==> flow/design.v <==
`timescale 1ns / 1ps
module decode(instr,opcode,rd_index,rs_index,rt_index,constant,shamt,address);
input [15:0] instr;
output [3:0] opcode;
output [2:0] rd_index,rs_index,rt_index,shamt;
output [5:0] constant;
output [8:0] address;
assign opcode   = instr[15:12];
assign rd_index = instr[11:9];
assign rs_index = instr[8:6];
assign rt_index = instr[5:3];
assign shamt    = instr[2:0];
assign constant = instr[5:0];
assign address  = instr[11:3];
endmodule
`timescale 1ns / 1ps
module control_unit(instr,opcode,rd_index,rs_index,rt_index,shamt,constant,address);
input [15:0] instr;
output  [3:0] opcode;
output  [2:0] rd_index,rs_index,rt_index,shamt;
output [5:0] constant;
output [8:0] address;
decode call(instr,opcode,rd_index,rs_index,rt_index,constant,shamt,address);
endmodule
`timescale 1ns / 1ps
module ALU(clk,reset,op_code,rd,rs,rt,rd_store,shamt,constant,hi,lo);
input clk,reset;
input [3:0] op_code;                   				  
input [15:0]rs,rt;  								        	  
input [15:0]rd_store;                                
input [5:0] constant;										  
input [2:0] shamt;                				        
reg [31:0] TEMP;                                      
wire [15:0] mem_addr;
output reg[15:0] rd;  							            
output reg[15:0] hi,lo;                             
reg [15:0] RAM [0:7];
assign mem_addr = rs + constant;
always @ (*)
	begin
		TEMP = rs * rt;  
		if(op_code== 0)					 
			begin                    
			rd = rs + rt; 
			end
		else if (op_code==1)				 
			begin               
			rd = rs << shamt;
			end
		else if (op_code==2)				 
			begin           
			rd = rs >> shamt; 
			end
		else if (op_code==4) 			 
			begin           
			rd = lo; 
			end
		else if (op_code==5) 			 
			begin           
			rd = hi;   
			end
		else if (op_code==6) 			 
			begin           
			rd = rs | rt; 
			end
		else if (op_code==7) 			 
			begin 
			rd = rs & rt; 
			end
		else if (op_code==8) 			 
			begin 
			rd = rs + constant; 
			end
		else if (op_code==9) 			 
			begin          
			rd = constant; 
			end         
		else if (op_code==10) 			 
			begin             
			rd = (mem_addr < 8) ? RAM [mem_addr[2:0]] : 16'd0;  
			end
		else   							 
			begin 
			rd = 0; 
			end
	end
always @ (posedge clk, posedge reset)
	begin
	if (reset)
		begin
		hi <= 0;
		lo <= 0;
		RAM[0] <= 16'b 0000000000000001;
		RAM[1] <= 16'b 0000000000000101;                      
		RAM[2] <= 16'b 0000000000000000;
		RAM[3] <= 16'b 0000000000000000;
		RAM[4] <= 16'b 0000000000000011;
		RAM[5] <= 16'b 0000000000000001;
		RAM[6] <= 16'b 0000000000000001;
		RAM[7] <= 16'b 0000000000000001;
		end
	else
		begin
		if (op_code == 3)
			begin
			hi <= TEMP[31:16];     			  
			lo <= TEMP[15:0];					 
			end
		if (op_code == 11 && mem_addr < 8)
			RAM[mem_addr[2:0]] <= rd_store;
		end
	end
endmodule
`timescale 1ns / 1ps
module data_path(clk,reset,op_code,rd_index,rs_index,rt_index,shamt,constant,rd_value,rs_value,rt_value,low,high,SR);
input clk,reset;
input [3:0] op_code;
input [2:0] rd_index, rs_index, rt_index, shamt;
input [5:0] constant;
output [15:0] rd_value;
output reg [15:0] rs_value,rt_value;
output [15:0] low,high;
output reg [15:0] SR;	
wire [15:0] hi,lo;
reg [3:0] flags;
reg wr_en;
reg [15:0] regfile[0:7];
always@(*)
	begin
     if (op_code>=0 && op_code<=7)		 
			begin
			rs_value=regfile[rs_index];
			rt_value=regfile[rt_index];
			end
    else if (op_code>=8 && op_code<=11)  
			begin
			rs_value=regfile[rs_index]; 
			rt_value=0;
			end
    else 
			begin 								 
			rs_value=0;
			rt_value=0; 
			end
	end
always @(*)
	begin	
	flags = 4'b0000;
	if(rs_value==rt_value)
			flags[3]=1;                                	    
	else if(rs_value<rt_value)
			flags[2]=1;                           		   	 
	else if(rs_value[15]==1 && rt_value[15]==1)
			flags[0]=1;                          			   
	else if(rs_value[15]==0 && rt_value[15]==0)
			flags[0]=1;                                 	  
	else if(rs_value[15:0] || rt_value[15:0])
			flags[1]=1;                          			  
	end
always @(*)
	begin
	wr_en = !(op_code == 3 || op_code >= 11);
	end
always @(posedge clk, posedge reset)
	begin
	if (reset)
		begin
		regfile[0] <= 7;
		regfile[1] <= 6;
		regfile[2] <= 5;
		regfile[3] <= 4;
		regfile[4] <= 3;
		regfile[5] <= 2;
		regfile[6] <= 1;
		regfile[7] <= 0;
		SR <= 16'b0000000000000000;
		end
	else
		begin
		if (wr_en)
			regfile[rd_index] <= rd_value;
		SR <= {12'b000000000000, flags};
		end
	end
assign low = lo;
assign high = hi;
ALU call(clk,reset,op_code,rd_value,rs_value,rt_value,regfile[rd_index],shamt,constant,hi,lo);
endmodule
`timescale 1ns / 1ps
module processor(clk,reset,instr,PC,opcode,rd_index,rs_index,rt_index,shamt,constant,address,rd_value,rs_value,rt_value,low_out,high_out,SR);
input clk,reset;
input [15:0] instr;							 
reg [7:0] pc;
output [7:0] PC;
output [3:0] opcode;
output [2:0] rd_index, rs_index, rt_index, shamt;
output [5:0] constant;
output [8:0] address;
output [15:0] rd_value,rs_value,rt_value,low_out,high_out,SR;
always @ (posedge clk,posedge reset)
begin
	if(reset==1)
		begin
		pc<=0;
		end
	else if (pc>14)								 
		begin
		pc <= 0;
		end
	else if(opcode>=12 && opcode<=14) 		 
		begin
		pc <= pc + address; 
		end
	else 
		begin
		pc <= pc + 1; 								 
		end
end
assign PC = pc;
wire [3:0] opcode;
wire [2:0] rd_index,rs_index,rt_index,shamt;
wire [5:0] constant;
wire [8:0] address;
control_unit cal1(instr,opcode,rd_index,rs_index,rt_index,shamt,constant,address);
data_path cal2(clk,reset,opcode,rd_index,rs_index,rt_index,shamt,constant,rd_value,rs_value,rt_value,low_out,high_out,SR);
endmodule 
Step by step through the tools: processor
What the tools print for processor, step after step.
Line numbers count from 1 in the design file above.
Cell names lack the library's common part.
{"block": "setup", "top_module": "processor", "clk_port": "clk", "library": "sky130hd", "pvt_corner": "tt_025C_1v80"}

Word level
Counts by Yosys on the flattened word-level netlist (proc, flatten, opt, wreduce). Print and check cells are left out. Cells with the same type and inputs are merged into one.
{"block": "classes", "n_cmp": 10, "logic": 5, "n_eq": 40, "n_shift": 2, "n_mux": 29, "mul": 1, "addsub": 4, "n_reduce_logical": 29}
{"block": "ops", "op": "multiplier 16 x 16 -> 32 bit", "n": 1}
{"block": "ops", "op": "parallel mux 16 bit (select 8 bit)", "n": 4}
{"block": "ops", "op": "two-way mux 16 bit", "n": 14}
{"block": "ops", "op": "equality test 3 bit with constant B", "n": 16}
{"block": "ops", "op": "AND reduction 2 bit", "n": 16}
{"block": "ops", "op": "equality test 3 x 2 -> 1 bit with constant B", "n": 8}
{"block": "ops", "op": "adder 16 bit", "n": 1}
{"block": "ops", "op": "< comparator 16 bit", "n": 1}
{"block": "ops", "op": "equality test 16 bit", "n": 1}
{"block": "ops", "op": "AND 16 bit", "n": 1}
{"block": "ops", "op": "bitwise OR 16 bit", "n": 1}
{"block": "ops", "op": "logical OR 16 bit", "n": 1}
{"block": "ops", "op": "left shift 16 x 3 -> 16 bit", "n": 1}
{"block": "ops", "op": "right shift 16 x 3 -> 16 bit", "n": 1}
{"block": "ops", "op": "< comparator 16 x 4 -> 1 bit with constant B", "n": 1}
{"block": "ops", "op": "adder 16 x 6 -> 16 bit", "n": 1}
{"block": "ops", "op": "equality test 4 x 3 -> 1 bit with constant B", "n": 4}
{"block": "ops", "op": "equality test 4 bit with constant B", "n": 4}
{"block": "ops", "op": "two-way mux 8 bit", "n": 2}
{"block": "ops", "op": "equality test 3 x 1 -> 1 bit with constant B", "n": 4}
{"block": "ops", "op": "logical NOT 3 bit", "n": 4}
{"block": "ops", "op": ">= comparator 4 bit with constant B", "n": 3}
{"block": "ops", "op": "equality test 4 x 2 -> 1 bit with constant B", "n": 2}
{"block": "ops", "op": "less-or-equal comparator 4 bit with constant B", "n": 2}
{"block": "ops", "op": "adder 8 x 1 -> 8 bit with constant B", "n": 1}
{"block": "ops", "op": "greater-than comparator 8 x 4 -> 1 bit with constant B", "n": 1}
{"block": "ops", "op": "adder 8 bit", "n": 1}
{"block": "ops", "op": "two-way mux 1 bit", "n": 7}
Other operator kinds: 9; their cells: 16.
{"block": "word_totals", "out_inout_bits": 135, "inputBits": 18, "ff_bits": 300}

Logic depth
Yosys ltp: most cells in a row. Word level: on the elaborated netlist, between registers, memories and ports. Mapped: between sequential cells and ports; inverters and the memories' decode and read muxes count.
{"block": "logic_depth", "ltp_word": 18, "abc_area": 0, "mapped_depth": 33, "mapped_depth_nobuf": 29}

After synthesis
Yosys stat after the flow's synthesis: flattened, memories mapped to cells. It holds for the ABC_AREA given above (unset counts as 0); a run with the other value may have another netlist.
{"block": "types", "cell": "dfrtp_1", "n": 280, "area_total_um2": 7006.72}
{"block": "types", "cell": "fa_1", "n": 197, "area_total_um2": 3.94E+03}
{"block": "types", "cell": "mux2_2", "n": 282, "area_total_um2": 3.18E+03}
{"block": "types", "cell": "ha_1", "n": 166, "area_total_um2": 2.08E+03}
{"block": "types", "cell": "nand2_1", "n": 295, "area_total_um2": 1.11E+03}
{"block": "types", "cell": "nor2_1", "n": 270, "area_total_um2": 1.01E+03}
{"block": "types", "cell": "inv_1", "n": 260, "area_total_um2": 975.936}
{"block": "types", "cell": "mux4_2", "n": 36, "area_total_um2": 810.778}
{"block": "types", "cell": "mux2i_1", "n": 75, "area_total_um2": 750.72}
{"block": "types", "cell": "a21oi_1", "n": 134, "area_total_um2": 670.643}
{"block": "types", "cell": "o21ai_0", "n": 118, "area_total_um2": 590.566}
{"block": "types", "cell": "dfstp_2", "n": 20, "area_total_um2": 525.504}
{"block": "types", "cell": "clkbuf_1", "n": 125, "area_total_um2": 469.2}
{"block": "types", "cell": "buf_4", "n": 48, "area_total_um2": 360.346}
{"block": "types", "cell": "a221oi_1", "n": 36, "area_total_um2": 315.302}
{"block": "types", "cell": "xnor2_1", "n": 32, "area_total_um2": 280.269}
{"block": "types", "cell": "nor3_1", "n": 46, "area_total_um2": 230.221}
{"block": "types", "cell": "xor2_1", "n": 25, "area_total_um2": 218.96}
Not listed: further types 74, cells in them 525.
{"block": "mapped", "ffs": 300, "n_buf": 220, "mapped_cells": 2970, "area_um2": 28350.9, "sequential_area_um2": 7532.2}
By module: a second synthesis without flattening, with its own total; a netlist apart from the flattened one above.
{"block": "hier_totals", "hier_cells": 3059, "hier_area_um2": 28886.5}
Each row is one instance without its submodules.
{"block": "by_module", "module": "ALU", "cells": 2097, "instances": 1, "mod_area_um2": 19077.0, "seq_area_um2": 4013.8}
{"block": "by_module", "module": "data_path", "cells": 868, "instances": 1, "mod_area_um2": 8969.9, "seq_area_um2": 3318.2}
{"block": "by_module", "module": "processor", "cells": 63, "instances": 1, "mod_area_um2": 606.8, "seq_area_um2": 200.2}
{"block": "by_module", "module": "decode", "cells": 31, "instances": 1, "mod_area_um2": 232.7, "seq_area_um2": 0.0}
{"block": "by_module", "module": "control_unit", "cells": 0, "instances": 1, "mod_area_um2": 0.0, "seq_area_um2": 0.0}

Path before layout
Source: OpenSTA report_checks on the synthesized netlist (no wires, ideal clock, input and output delay 20% of the period each), path of least setup slack; recovery checks are left aside. Register names are those of the netlist, which keeps one name where synthesis merged equal registers.
{"block": "synth_path", "path_type": "input to register", "from": "input instr[3]", "to": "register cal2.call.hi[13]", "period_ns": 8.5, "arrival_time_ns": 9.531, "path_buffers": 4, "launch_ns": 1.700, "path_delay_ns": 7.965, "input_delay_ns": 1.700, "stages": 29, "setup_slack_ns": -1.164, "setup_time_ns": 0.134, "period_less_setup_slack_ns": 9.664}
"path_delay_ns" is the arrival time less input delay plus setup time.
"stages" counts driving pins, that of a launching flip-flop among them; a cell with two outputs on the path counts twice.
"period_less_setup_slack_ns" = period - worst setup slack (recovery checks aside). The figure is calculated, with input and output delays left at 20% of the set period.
The rows between start and end are the longest chain of elaborated cells between them; the timing report does not say that the signal goes this way. Where chains are equally long, one stands for them.
Each line given opens the expression or statement behind the cell; cells for indexed reads and writes are added by Yosys, which also makes memories of some case tables.
{"block": "synth_via", "path_cell_list": "clkbuf_1 -> buf_1 -> buf_1 -> mux2i_1 -> a211oi_1 -> a21oi_1 -> nor3_1 -> inv_1 -> clkbuf_1 -> nor2_1 -> fa_1 -> inv_1 -> fa_1 -> fa_1 -> fa_1 -> fa_1 -> fa_1 -> inv_1 -> ha_1 -> a21o_1 -> a21oi_1 -> o21ai_0 -> o31ai_1 -> a21o_1 -> a21boi_0 -> a311oi_1 -> o21ai_0 -> xnor2_1 -> o21ai_0", "elab_chain_cells": 4, "cone_cells": 11, "cone_lines": 3, "classes_between": "mul: 1; eq/ne: 7; mux: 2; reduce/logical: 1"}
{"block": "synth_rtl", "element": "from (decl)", "line": 192, "rtl": "input [15:0] instr;"}
{"block": "synth_rtl", "element": "equality test 3 bit", "line": 133, "rtl": "rt_value=regfile[rt_index];"}
{"block": "synth_rtl", "element": "parallel mux 16 bit (select 8 bit)", "line": 133}
{"block": "synth_rtl", "element": "two-way mux 16 bit", "line": 130, "rtl": "if (op_code>=0 && op_code<=7)"}
{"block": "synth_rtl", "element": "multiplier 16 x 16 -> 32 bit", "line": 41, "rtl": "TEMP = rs * rt;"}
{"block": "synth_rtl", "element": "to (assign)", "line": 91, "rtl": "hi <= 0;"}
{"block": "synth_rtl", "element": "to (assign)", "line": 106, "rtl": "hi <= TEMP[31:16];"}
{"block": "synth_rtl", "element": "to (decl)", "line": 36, "rtl": "output reg[15:0] hi,lo;"}
Some nets on the timed path still bear RTL names; the line given drives or declares the net.
{"block": "synth_named_nets", "net": "rt_value[5]", "line": 130}

Worst path after layout
From the final timing report of run E: the path of least setup slack in the routed layout; clock arrival at registers is part of the times.
{"block": "layout_path", "path_type": "input to output", "from": "input instr[8]", "to": "output rd_value[10]", "path_buffers": 3, "arrival_time_ns": 8.64, "out_delay_ns": 2.34, "input_delay_ns": 2.34, "period_ns": 11.7, "setup_slack_ns": 0.72, "launch_ns": 2.34, "stages": 16}
The rows between start and end are the longest chain of elaborated cells between them; the timing report does not say that the signal goes this way. Where chains are equally long, one stands for them.
{"block": "layout_via", "path_cell_list": "clkdlybuf4s50_1 -> buf_4 -> nand2_1 -> o22ai_1 -> o221a_2 -> ha_1 -> o21a_1 -> o31a_1 -> o21ai_0 -> a21o_1 -> or4_1 -> o211ai_1 -> nand2_1 -> o311a_1 -> a211oi_2 -> clkdlybuf4s50_1", "elab_chain_cells": 18, "cone_cells": 38, "classes_between": "add/sub: 2; compare: 1; eq/ne: 14; shift: 2; mux: 15; logic: 2; reduce/logical: 2"}
{"block": "layout_rtl", "element": "from (decl)", "line": 192, "rtl": "input [15:0] instr;"}
{"block": "layout_rtl", "element": "equality test 3 bit", "line": 137, "rtl": "rs_value=regfile[rs_index];"}
{"block": "layout_rtl", "element": "parallel mux 16 bit (select 8 bit)", "line": 137}
{"block": "layout_rtl", "element": "two-way mux 16 bit", "line": 135, "rtl": "else if (op_code>=8 && op_code<=11)"}
{"block": "layout_rtl", "element": "two-way mux 16 bit", "line": 130, "rtl": "if (op_code>=0 && op_code<=7)"}
{"block": "layout_rtl", "element": "adder 16 x 6 -> 16 bit", "line": 38, "rtl": "assign mem_addr = rs + constant;"}
{"block": "layout_rtl", "element": "equality test 3 bit", "line": 80, "rtl": "rd = (mem_addr < 8) ? RAM [mem_addr[2:0]] : 16'd0;"}
{"block": "layout_rtl", "element": "parallel mux 16 bit (select 8 bit)", "line": 80}
{"block": "layout_rtl", "element": "[... 4 more ...]"}
{"block": "layout_rtl", "element": "two-way mux 16 bit", "line": 66, "rtl": "else if (op_code==7)"}
{"block": "layout_rtl", "element": "two-way mux 16 bit", "line": 62, "rtl": "else if (op_code==6)"}
{"block": "layout_rtl", "element": "two-way mux 16 bit", "line": 58, "rtl": "else if (op_code==5)"}
{"block": "layout_rtl", "element": "two-way mux 16 bit", "line": 54, "rtl": "else if (op_code==4)"}
{"block": "layout_rtl", "element": "two-way mux 16 bit", "line": 50, "rtl": "else if (op_code==2)"}
{"block": "layout_rtl", "element": "two-way mux 16 bit", "line": 46, "rtl": "else if (op_code==1)"}
{"block": "layout_rtl", "element": "two-way mux 16 bit", "line": 42, "rtl": "if(op_code== 0)"}
{"block": "layout_rtl", "element": "to (decl)", "line": 199, "rtl": "output [15:0] rd_value,rs_value,rt_value,low_out,high_out,SR;"}

Subject: processor on sky130hd, stored results

Hello all,

Settings and measured results of 6 stored flow runs for module processor (sky130hd), not sorted in any way. The constraints put input and output delay at 20% of the set period each and load the outputs with 0.01 pF.
By "period_reached_ns" is meant the clock period of the run minus its worst setup slack. This is arithmetic on one report: input and output delays are still those of the set period (20% each).
"timing.worst_path_ns" = time allowed to the worst setup path (clock period - input delay - output delay, where it has them) - its slack; a late launch clock adds to it, a late capture clock takes from it.
"totalPower_w": no workload was simulated; the value follows from the tool's default switching activity.

{"run": "run A", "settings": { "ABC_AREA": 1, "CAP_MARGIN": 10, "CELL_PAD_IN_SITES_DETAIL_PLACEMENT": 2, "CELL_PAD_IN_SITES_GLOBAL_PLACEMENT": 0, "CORE_MARGIN": 3, "CORE_UTILIZATION": 60, "GPL_ROUTABILITY_DRIVEN": 0, "GPL_TIMING_DRIVEN": 0, "MAX_ROUTING_LAYER": "met4", "MIN_ROUTING_LAYER": "met1", "PLACE_DENSITY_LB_ADDON": 0.17, "SETUP_SLACK_MARGIN": 3.2, "SLEW_MARGIN": 25, "TNS_END_PERCENT": 10, "period_ns": 11.7 }, "outcome": "no results, placement failed with DPL-0033"}
{"run": "run B", "settings": { "ABC_AREA": 1, "CAP_MARGIN": 25, "CELL_PAD_IN_SITES_DETAIL_PLACEMENT": 1, "CORE_UTILIZATION": 35, "GPL_ROUTABILITY_DRIVEN": 0, "GPL_TIMING_DRIVEN": 1, "MAX_ROUTING_LAYER": "met5", "MIN_ROUTING_LAYER": "met2", "PLACE_DENSITY_LB_ADDON": 0.16, "SETUP_SLACK_MARGIN": 0.71, "period_ns": 7.24, "CORE_MARGIN": 2, "SLEW_MARGIN": 20 }, "outcome": "no results, routing failed with GRT-0232"}
{"run": "run C", "settings": { "ABC_AREA": 1, "CAP_MARGIN": 5, "CELL_PAD_IN_SITES_DETAIL_PLACEMENT": 1, "CELL_PAD_IN_SITES_GLOBAL_PLACEMENT": 0, "CORE_ASPECT_RATIO": 1.45, "CORE_UTILIZATION": 31, "GPL_ROUTABILITY_DRIVEN": 0, "GPL_TIMING_DRIVEN": 0, "HOLD_SLACK_MARGIN": 0.04, "MAX_ROUTING_LAYER": "met4", "MIN_ROUTING_LAYER": "met2", "PLACE_DENSITY": 0.63, "SETUP_SLACK_MARGIN": 1.01, "TNS_END_PERCENT": 75, "period_ns": 5.55, "CORE_MARGIN": 2, "SLEW_MARGIN": 20 }, "outcome": "no results, routing failed with GRT-0116"}
{"run": "run D", "settings": { "CAP_MARGIN": 10, "CELL_PAD_IN_SITES_DETAIL_PLACEMENT": 2, "CELL_PAD_IN_SITES_GLOBAL_PLACEMENT": 3, "CORE_MARGIN": 3, "GPL_ROUTABILITY_DRIVEN": 0, "GPL_TIMING_DRIVEN": 0, "MAX_ROUTING_LAYER": "met4", "MIN_ROUTING_LAYER": "met2", "PLACE_DENSITY_LB_ADDON": 0.17, "SETUP_SLACK_MARGIN": 3.2, "SLEW_MARGIN": 10, "TNS_END_PERCENT": 10, "period_ns": 11.7, "CORE_UTILIZATION": 40 }, "outcome": "no results, routing failed with GRT-0116"}
{"run": "run E", "settings": { "CELL_PAD_IN_SITES_DETAIL_PLACEMENT": 2, "CELL_PAD_IN_SITES_GLOBAL_PLACEMENT": 1, "TNS_END_PERCENT": 10, "period_ns": 11.7, "CAP_MARGIN": 20, "CORE_MARGIN": 2, "CORE_UTILIZATION": 40, "SLEW_MARGIN": 20 }, "results": { "totalPower_w": 0.004837, "hold_ws_ns": 0.488, "finish.stdcell_area_um2": 32264.7, "setup_worst_slack_ns": 0.719, "synth_chip_area_um2": 28350.9, "timing.worst_path_ns": 6.30, "critical_path_type": "input to output", "finish.utilization_frac": 0.46, "total_negative_slack_ns": 0.000, "period_reached_ns": 10.981, "die_area_um2": 73024.3 }}
{"run": "run F", "settings": { "CELL_PAD_IN_SITES_DETAIL_PLACEMENT": 2, "TNS_END_PERCENT": 10, "period_ns": 8.27, "CAP_MARGIN": 20, "CORE_MARGIN": 2, "CORE_UTILIZATION": 40, "SLEW_MARGIN": 20 }, "outcome": "no results, routing failed with GRT-0232"}

Thanks
